==> flow/design.v <==
module ControlUnit(
  input  [5:0] io_opcode,
  output       io_output0,
  output       io_output1,
  output       io_output2,
  output       io_output3,
  output       io_output4,
  output       io_output5
);
  assign io_output0 = io_opcode[0];
  assign io_output1 = io_opcode[1];
  assign io_output2 = io_opcode[2];
  assign io_output3 = io_opcode[3];
  assign io_output4 = io_opcode[4];
  assign io_output5 = io_opcode[5];
endmodule
module ALU(
  input  [5:0]  io_sel,
  input  [31:0] io_oper1,
  input  [31:0] io_oper2,
  output reg        io_comparisonResult,
  output reg [31:0] io_result
);
  wire [63:0] product = io_oper1 * io_oper2;
  always @(*) begin
    io_result = 32'h0;
    io_comparisonResult = 1'b0;
    case (io_sel)
      6'b010000: io_result = io_oper1 + io_oper2;           
      6'b010001: io_result = io_oper1 + io_oper2;           
      6'b010010: io_result = io_oper1 - io_oper2;           
      6'b100000: io_result = product[31:0];                 
      6'b000100: io_comparisonResult = 1'b1;                
      6'b000101: io_comparisonResult = io_oper1 == io_oper2;  
      6'b000110: io_comparisonResult = io_oper1 < io_oper2;   
      6'b001000: io_result = io_oper2;                      
      6'b001001: io_result = io_oper1;                      
      6'b001010: io_result = io_oper1;                      
      default: ;
    endcase
  end
endmodule
module RegisterFile(
  input         clock,
  input  [4:0]  io_aSel,
  input  [4:0]  io_bSel,
  input  [31:0] io_writeData,
  input  [4:0]  io_writeSel,
  input         io_writeEnable,
  output [31:0] io_a,
  output [31:0] io_b
);
  reg [31:0] regs [0:31];
  always @(posedge clock) begin
    if (io_writeEnable) begin
      regs[io_writeSel] <= io_writeData;
    end
  end
  assign io_a = regs[io_aSel];
  assign io_b = regs[io_bSel];
endmodule
module ProgramCounter(
  input         clock,
  input         reset,
  input         io_stop,
  input         io_jump,
  input         io_run,
  input  [15:0] io_programCounterJump,
  output [15:0] io_programCounter
);
  reg  [15:0] countReg;
  wire [15:0] adderOutput = countReg + 16'h1;
  wire        stopped = io_stop | ~io_run;
  assign io_programCounter = countReg;
  always @(posedge clock) begin
    if (reset) begin
      countReg <= 16'h0;
    end else if (!stopped) begin
      if (io_jump) begin
        countReg <= io_programCounterJump;
      end else begin
        countReg <= adderOutput;
      end
    end
  end
endmodule
module CPUTop(
  input         clock,
  input         reset,
  input         run,
  output        done,
  output [15:0] imem_addr,
  input  [31:0] imem_rdata,
  output [15:0] dmem_addr,
  input  [31:0] dmem_rdata,
  output        dmem_we,
  output [31:0] dmem_wdata
);
  wire [15:0] pc;
  wire [31:0] instruction = imem_rdata;
  wire [5:0]  opcode = instruction[31:26];
  wire [15:0] data = instruction[15:0];
  wire cu0, cu1, cu2, cu3, cu4, cu5;
  wire [31:0] regA, regB, aluResult;
  wire        cmp;
  wire isSD  = opcode == 6'b001001;
  wire isLD  = opcode == 6'b001010;
  wire isEND = opcode == 6'b111111;
  wire isImm = (opcode == 6'b010000) | (opcode == 6'b001000);
  ControlUnit controlUnit(
    .io_opcode(opcode),
    .io_output0(cu0), .io_output1(cu1), .io_output2(cu2),
    .io_output3(cu3), .io_output4(cu4), .io_output5(cu5)
  );
  wire swapSel = cu2 | isSD;
  wire [4:0] aSel = swapSel ? instruction[25:21] : instruction[20:16];
  wire [4:0] bSel = swapSel ? instruction[20:16] : instruction[15:11];
  wire active = run & ~reset;
  wire regWE = active & (isLD | ((cu5 | cu4 | cu3) & ~isSD & ~isEND));
  wire [31:0] regWD = (isSD | isLD) ? dmem_rdata : aluResult;
  RegisterFile registerFile(
    .clock(clock),
    .io_aSel(aSel), .io_bSel(bSel),
    .io_writeData(regWD), .io_writeSel(instruction[25:21]),
    .io_writeEnable(regWE),
    .io_a(regA), .io_b(regB)
  );
  ALU alu(
    .io_sel(opcode),
    .io_oper1(regA),
    .io_oper2(isImm ? {16'h0, data} : regB),
    .io_comparisonResult(cmp),
    .io_result(aluResult)
  );
  ProgramCounter programCounter(
    .clock(clock), .reset(reset),
    .io_stop(isEND),
    .io_jump(cu2 & cmp),
    .io_run(run),
    .io_programCounterJump(data),
    .io_programCounter(pc)
  );
  assign imem_addr  = pc;
  assign dmem_addr  = isLD ? regA[15:0] : regB[15:0];
  assign dmem_we    = active & isSD;
  assign dmem_wdata = aluResult;
  assign done       = ~run | isEND;
endmodule
# Step by step through the tools: CPUTop
# Tool output for the design above before and after an edit, in the order of the flow.
# "before" refers to lines of the RTL above, "after" to lines of the edited file.
# "change" is "after" less "before", of the values as shown; "change_rel_pct" is that difference over "before", in percent.
# Cell names lack the library's common part.
# A cell with - has no value.
[design] top="CPUTop" clock="clock" library="sky130hd" lib_corner="tt_025C_1v80"

# Diff
# Unified diff, file above to edited file.
# A script made this edit. It changes what the design does and was not meant as an optimisation.
# begin of diff
@@ -99,5 +99,6 @@
   wire [15:0] pc;
   wire [31:0] instruction = imem_rdata;
-  wire [5:0]  opcode = instruction[31:26];
+  reg [5:0]  opcode;
+  always @(posedge clock) opcode <= instruction[31:26];
   wire [15:0] data = instruction[15:0];
   wire cu0, cu1, cu2, cu3, cu4, cu5;
# end of diff

# Word-level counts
# Source: Yosys, flattened and elaborated, memories not mapped. Widths are those after wreduce; folded enables and synchronous resets count as part of the registers. Registers that Yosys merges into a memory's read port (data or address) are not register bits. Print and check cells do not count. Equal cells are merged and count once.
# Memory sizes are those after Yosys's memory passes, which may raise the word count (mostly to a power of two), join words into wider ones and drop unused or constant bits.
[classes] item="add_sub_neg" before=3 after=3 change=0 change_rel_pct=0.00
[classes] item="mux" before=11 after=11 change=0 change_rel_pct=0.00
[classes] item="n_eq" before=12 after=12 change=0 change_rel_pct=0.00
[classes] item="n_logic" before=17 after=17 change=0 change_rel_pct=0.00
[classes] item="mul" before=1 after=1 change=0 change_rel_pct=0.00
[classes] item="n_cmp" before=1 after=1 change=0 change_rel_pct=0.00
[classes] item="reduce_logical" before=2 after=2 change=0 change_rel_pct=0.00
# Unchanged operator kinds not shown: 20.
[bits] item="reg_bits" before=16 after=22 change=6 change_rel_pct=37.50
[bits] item="inputBits" before=67 after=67 change=0 change_rel_pct=0.00
[bits] item="word_cells" before=49 after=50 change=1 change_rel_pct=2.04
[bits] item="mem_bits_rw" before=1024 after=1024 change=0 change_rel_pct=0.00
[bits] item="n_memories" before=1 after=1 change=0 change_rel_pct=0.00
[mem_list] item="mem_shapes" before="registerFile.regs 32x32 r2 w1" after="registerFile.regs 32x32 r2 w1"

# Logic depth
# Depth = most cells in a row (Yosys ltp): at word level without a register or memory, in the mapped netlist without a sequential cell, where the memories' decode and read muxes count.
[depth] item="depth_word" before=7 after=7 change=0 change_rel_pct=0.00
[depth] item="ABC_AREA" before="0" after="0"
[depth] item="mapped_depth" before=48 after=48 change=0 change_rel_pct=0.00

# Mapped cells and area
# Source: synth_stat.txt of the flow (Yosys; design flattened, memories mapped). It holds for the ABC_AREA given above (unset counts as 0); a run with the other value may have another netlist.
[by_type] type="dfxtp_1" before=16 after=22 change=6 change_rel_pct=37.50
# Unchanged cell types not shown: 102.
[mapped] item="area_mm2" before=0.0716362 after=0.0717563 change=0.0001201 change_rel_pct=0.17
[mapped] item="seq_area_mm2" before=0.0310698 after=0.0311899 change=0.0001201 change_rel_pct=0.39
[mapped] item="cell_count" before=7199 after=7205 change=6 change_rel_pct=0.08
[mapped] item="flip_flops" before=1040 after=1046 change=6 change_rel_pct=0.58
[mapped] item="buffers" before=507 after=507 change=0 change_rel_pct=0.00
# By module: a second synthesis without flattening, with its own total; a netlist apart from the flattened one above.
[hier_totals] item="hier_cells" before=5985 after=6007 change=22 change_rel_pct=0.37
[hier_totals] item="area_unflattened_mm2" before=0.0709318 after=0.071122 change=0.0001902 change_rel_pct=0.27
# Each row is one instance without its submodules.
[modules_before] mod="RegisterFile" seq_area_mm2=0.0307495 area_mm2=0.0487893 instances=1 n_cells=3386
[modules_before] mod="ALU" seq_area_mm2=0 area_mm2=0.0197514 instances=1 n_cells=2341
[modules_before] mod="CPUTop" seq_area_mm2=0 area_mm2=0.0012987 instances=1 n_cells=117
[modules_before] mod="ProgramCounter" seq_area_mm2=0.0003203 area_mm2=0.0010473 instances=1 n_cells=135
[modules_before] mod="ControlUnit" seq_area_mm2=0 area_mm2=0.000045 instances=1 n_cells=6
[modules_after] mod="RegisterFile" seq_area_mm2=0.0307495 area_mm2=0.0487893 instances=1 n_cells=3386
[modules_after] mod="ALU" seq_area_mm2=0 area_mm2=0.0198215 instances=1 n_cells=2357
[modules_after] mod="CPUTop" seq_area_mm2=0.0001201 area_mm2=0.0014189 instances=1 n_cells=123
[modules_after] mod="ProgramCounter" seq_area_mm2=0.0003203 area_mm2=0.0010473 instances=1 n_cells=135
[modules_after] mod="ControlUnit" seq_area_mm2=0 area_mm2=0.000045 instances=1 n_cells=6

# Worst setup path after synthesis
# Path of least setup slack by OpenSTA after synthesis, without wires, with an ideal clock, recovery checks aside; 20% of the period is set as input and as output delay. Where synthesis merged equal registers, the netlist keeps one of their names.
[synth_path] item="kind" before="input-to-output" after="input-to-output"
[synth_path] item="start" before="in imem_rdata[30]" after="in imem_rdata[22]"
[synth_path] item="end" before="out dmem_wdata[30]" after="out dmem_wdata[30]"
[synth_path] item="required_time_ps" before=14000 after=14000 change=0 change_rel_pct=0.00
[synth_path] item="driving_pins" before=41 after=39 change=-2 change_rel_pct=-4.88
[synth_path] item="delay_ps" before=9921 after=9455 change=-466 change_rel_pct=-4.70
[synth_path] item="path_buffers" before=7 after=5 change=-2 change_rel_pct=-28.57
[synth_path] item="t_first_pin_ps" before=3500 after=3500 change=0 change_rel_pct=0.00
[synth_path] item="out_delay_ps" before=3500 after=3500 change=0 change_rel_pct=0.00
[synth_path] item="clock_period_ps" before=17500 after=17500 change=0 change_rel_pct=0.00
[synth_path] item="arrival_ps" before=13421 after=12955 change=-466 change_rel_pct=-3.47
[synth_path] item="setup_slack_ps" before=579 after=1045 change=466
[synth_path] item="period_less_setup_slack_ps" before=16921 after=16455 change=-466 change_rel_pct=-2.75
# "delay_ps" is the arrival time less input delay plus setup time.
# At an output port there is no setup time.
# "driving_pins": output pins that drive a net of the path, with the launching flip-flop's if there is one; two outputs of one cell count as two.
# "period_less_setup_slack_ps" is the clock period less the worst setup slack; recovery checks do not enter. This is arithmetic on one report: input and output delays are still those of the set period (20% each).
# The rows between start and end are the longest chain of elaborated cells between them; the timing report does not say that the signal goes this way. Where chains are equally long, one stands for them.
# A line is the first line of the expression or statement that the cell stems from. Yosys adds cells for indexed reads and writes and turns some case tables into memories.
# The chain passes a memory read, where the word-level depth is cut; so it can be longer than that depth.
[synth_between_before] path_cell_list="buf_2 > nor3_4 > mux2_4 > nand2_1 > buf_6 > buf_6 > buf_2 > buf_2 > clkbuf_1 > nand2_1 > a311oi_1 > a31o_2 > o22ai_1 > a211oi_1 > clkinv_1 > clkbuf_1 > nor2_1 > fa_1 > [... 5 more ...] > fa_1 > inv_1 > fa_1 > inv_1 > fa_1 > fa_1 > ha_1 > o21a_1 > o21ai_0 > nand2b_1 > a31oi_1 > o21ai_0 > a41o_1 > or2_2 > a2111oi_0 > mux2_2 > nor4_1 > o21ai_0" elab_chain_cells=7
[synth_rtl_before] item="start, declared" line=93 rtl="input  [31:0] imem_rdata,"
[synth_rtl_before] item="== test 6 x 4 -> 1 bit" line=106 rtl="wire isSD  = opcode == 6'b001001;"
[synth_rtl_before] item="bitwise OR 1 bit" line=115 rtl="wire swapSel = cu2 | isSD;"
[synth_rtl_before] item="2-to-1 mux 5 bit" line=117 rtl="wire [4:0] bSel = swapSel ? instruction[20:16] : instruction[15:11];"
[synth_rtl_before] item="memory read (32 x 32 bit)" line=53 rtl="reg [31:0] regs [0:31];"
[synth_rtl_before] item="2-to-1 mux 32 bit" line=131 rtl=".io_oper2(isImm ? {16'h0, data} : regB),"
[synth_rtl_before] item="multiplier 32 x 32 -> 32 bit" line=24
[synth_rtl_before] item="case mux 32 bit (select 5 bit)" line=28 rtl="case (io_sel)"
[synth_rtl_before] item="end, declared" line=97 rtl="output [31:0] dmem_wdata"
[synth_between_after] path_cell_list="buf_2 > and3_1 > mux2i_1 > nand2_2 > buf_2 > nor2_1 > clkbuf_1 > buf_1 > a32o_1 > a221oi_1 > o22ai_1 > nor3_1 > buf_2 > clkinv_1 > nor2_1 > fa_1 > inv_1 > fa_1 > [... 3 more ...] > fa_1 > inv_1 > fa_1 > inv_1 > fa_1 > fa_1 > ha_1 > o21a_1 > o21ai_0 > nand2b_1 > a31oi_1 > o21ai_0 > a41o_1 > or2_2 > a2111oi_0 > mux2_2 > nor4_1 > o21ai_0" elab_chain_cells=4
[synth_rtl_after] item="start, declared" line=93 rtl="input  [31:0] imem_rdata,"
[synth_rtl_after] item="2-to-1 mux 5 bit" line=117 rtl="wire [4:0] aSel = swapSel ? instruction[25:21] : instruction[20:16];"
[synth_rtl_after] item="memory read (32 x 32 bit)" line=53 rtl="reg [31:0] regs [0:31];"
[synth_rtl_after] item="multiplier 32 x 32 -> 32 bit" line=24
[synth_rtl_after] item="case mux 32 bit (select 5 bit)" line=28 rtl="case (io_sel)"
[synth_rtl_after] item="end, declared" line=97 rtl="output [31:0] dmem_wdata"

# Worst path after layout
# From the final timing report of the runs of pair A: the path of least setup slack in the routed layout; clock arrival at registers is part of the times.
# The report prints the path's times to 10 ps; the period is as set.
[layout_path] item="kind" before="input-to-output" after="input-to-output"
[layout_path] item="start" before="in imem_rdata[11]" after="in imem_rdata[16]"
[layout_path] item="end" before="out dmem_wdata[31]" after="out dmem_wdata[28]"
[layout_path] item="t_first_pin_ps" before=3480 after=3480 change=0 change_rel_pct=0.00
[layout_path] item="required_time_ps" before=13920 after=13920 change=0 change_rel_pct=0.00
[layout_path] item="driving_pins" before=37 after=37 change=0 change_rel_pct=0.00
[layout_path] item="clock_period_ps" before=17400 after=17400 change=0 change_rel_pct=0.00
[layout_path] item="out_delay_ps" before=3480 after=3480 change=0 change_rel_pct=0.00
[layout_path] item="setup_slack_ps" before=200 after=150 change=-50
[layout_path] item="arrival_ps" before=13720 after=13770 change=50 change_rel_pct=0.36
[layout_path] item="path_buffers" before=9 after=12 change=3 change_rel_pct=33.33
# The rows between start and end are the longest chain of elaborated cells between them; the timing report does not say that the signal goes this way. Where chains are equally long, one stands for them.
# The chain passes a memory read, where the word-level depth is cut; so it can be longer than that depth.
[layout_between_before] path_cell_list="clkdlybuf4s50_1 > mux2_8 > buf_4 > buf_4 > buf_6 > buf_8 > and3_1 > a311oi_1 > o21ai_0 > o221ai_2 > buf_12 > inv_1 > buf_12 > nor2_1 > fa_1 > inv_1 > fa_1 > fa_1 > fa_1 > fa_1 > fa_1 > fa_1 > fa_1 > xnor2_2 > xnor2_2 > xnor2_2 > xnor2_1 > xnor2_1 > xnor2_1 > xnor2_1 > xnor3_1 > xnor3_1 > xor2_2 > nand2_2 > nand3b_1 > buf_6 > clkdlybuf4s15_2" elab_chain_cells=5
[layout_rtl_before] item="start, declared" line=93 rtl="input  [31:0] imem_rdata,"
[layout_rtl_before] item="2-to-1 mux 5 bit" line=117 rtl="wire [4:0] bSel = swapSel ? instruction[20:16] : instruction[15:11];"
[layout_rtl_before] item="memory read (32 x 32 bit)" line=53 rtl="reg [31:0] regs [0:31];"
[layout_rtl_before] item="2-to-1 mux 32 bit" line=131 rtl=".io_oper2(isImm ? {16'h0, data} : regB),"
[layout_rtl_before] item="multiplier 32 x 32 -> 32 bit" line=24
[layout_rtl_before] item="case mux 32 bit (select 5 bit)" line=28 rtl="case (io_sel)"
[layout_rtl_before] item="end, declared" line=97 rtl="output [31:0] dmem_wdata"
[layout_between_after] path_cell_list="clkdlybuf4s50_1 > buf_6 > nand2b_1 > a21oi_4 > buf_12 > a21o_4 > buf_12 > buf_4 > nand2_1 > o211ai_1 > buf_4 > buf_4 > clkinv_1 > buf_12 > ha_1 > fa_1 > fa_1 > inv_1 > fa_1 > fa_1 > inv_1 > fa_1 > fa_1 > fa_1 > fa_1 > ha_1 > buf_4 > nor3_1 > nor2_1 > o41ai_4 > xnor2_2 > nand2_1 > a21boi_0 > buf_4 > nand2_1 > buf_4 > clkdlybuf4s50_1" elab_chain_cells=5
[layout_rtl_after] item="start, declared" line=93 rtl="input  [31:0] imem_rdata,"
[layout_rtl_after] item="2-to-1 mux 5 bit" line=118 rtl="wire [4:0] bSel = swapSel ? instruction[20:16] : instruction[15:11];"
[layout_rtl_after] item="memory read (32 x 32 bit)" line=53 rtl="reg [31:0] regs [0:31];"
[layout_rtl_after] item="2-to-1 mux 32 bit" line=132 rtl=".io_oper2(isImm ? {16'h0, data} : regB),"
[layout_rtl_after] item="multiplier 32 x 32 -> 32 bit" line=24
[layout_rtl_after] item="case mux 32 bit (select 5 bit)" line=28 rtl="case (io_sel)"
[layout_rtl_after] item="end, declared" line=97 rtl="output [31:0] dmem_wdata"

# Layout results
# Both versions went through the flow (Yosys, OpenROAD) with the same settings in each pair. Constraints: input delay and output delay 20% of the set period each, output load 0.01 pF.
[flow_settings_pair_A] period_ns=17.4 CAP_MARGIN=20 CORE_MARGIN=2 CORE_UTILIZATION=40 SLEW_MARGIN=20
[measured_pair_A] item="worstSetupSlack_ps" before=195 after=147 change=-48
[measured_pair_A] item="dieArea_mm2" before=0.182491 after=0.182795 change=0.000304 change_rel_pct=0.17
[measured_pair_A] item="ws_hold_ps" before=519 after=527 change=8
[measured_pair_A] item="clock_period_reached_ps" before=17205 after=17253 change=48 change_rel_pct=0.28
[measured_pair_A] item="stdcell_area_mm2" before=0.0885587 after=0.0879393 change=-0.0006194 change_rel_pct=-0.70
[measured_pair_A] item="finish.utilization_pct" before=49.7 after=49.3 change=-0.4
[measured_pair_A] item="fin_tns_ps" before=0 after=0 change=0
[measured_pair_A] item="synth_chip_area_mm2" before=0.0716362 after=0.0717563 change=0.0001201 change_rel_pct=0.17
[flow_settings_pair_B] CELL_PAD_IN_SITES_GLOBAL_PLACEMENT=3 CORE_ASPECT_RATIO=0.84 CORE_UTILIZATION=32 CTS_CLUSTER_DIAMETER=204 CTS_CLUSTER_SIZE=62 GPL_ROUTABILITY_DRIVEN=0 HOLD_SLACK_MARGIN=0.3 PLACE_DENSITY_LB_ADDON=0.18 SLEW_MARGIN=20 TNS_END_PERCENT=85 period_ns=11.4 CAP_MARGIN=20 CORE_MARGIN=2
[measured_pair_B] item="worstSetupSlack_ps" before=-3201 after=-2841 change=360
[measured_pair_B] item="dieArea_mm2" before=0.227678 after=0.228056 change=0.000378 change_rel_pct=0.17
[measured_pair_B] item="ws_hold_ps" before=525 after=550 change=25
[measured_pair_B] item="clock_period_reached_ps" before=14601 after=14241 change=-360 change_rel_pct=-2.47
[measured_pair_B] item="stdcell_area_mm2" before=0.0951387 after=0.0951663 change=0.0000276 change_rel_pct=0.03
[measured_pair_B] item="finish.utilization_pct" before=42.7 after=42.6 change=-0.1
[measured_pair_B] item="fin_tns_ps" before=-189644 after=-92841 change=96803
[measured_pair_B] item="synth_chip_area_mm2" before=0.0716362 after=0.0717563 change=0.0001201 change_rel_pct=0.17
# "clock_period_reached_ps" is the run's clock period less its worst setup slack. It is reckoned from that one timing run; input and output delays stay at 20% of the period that was set.
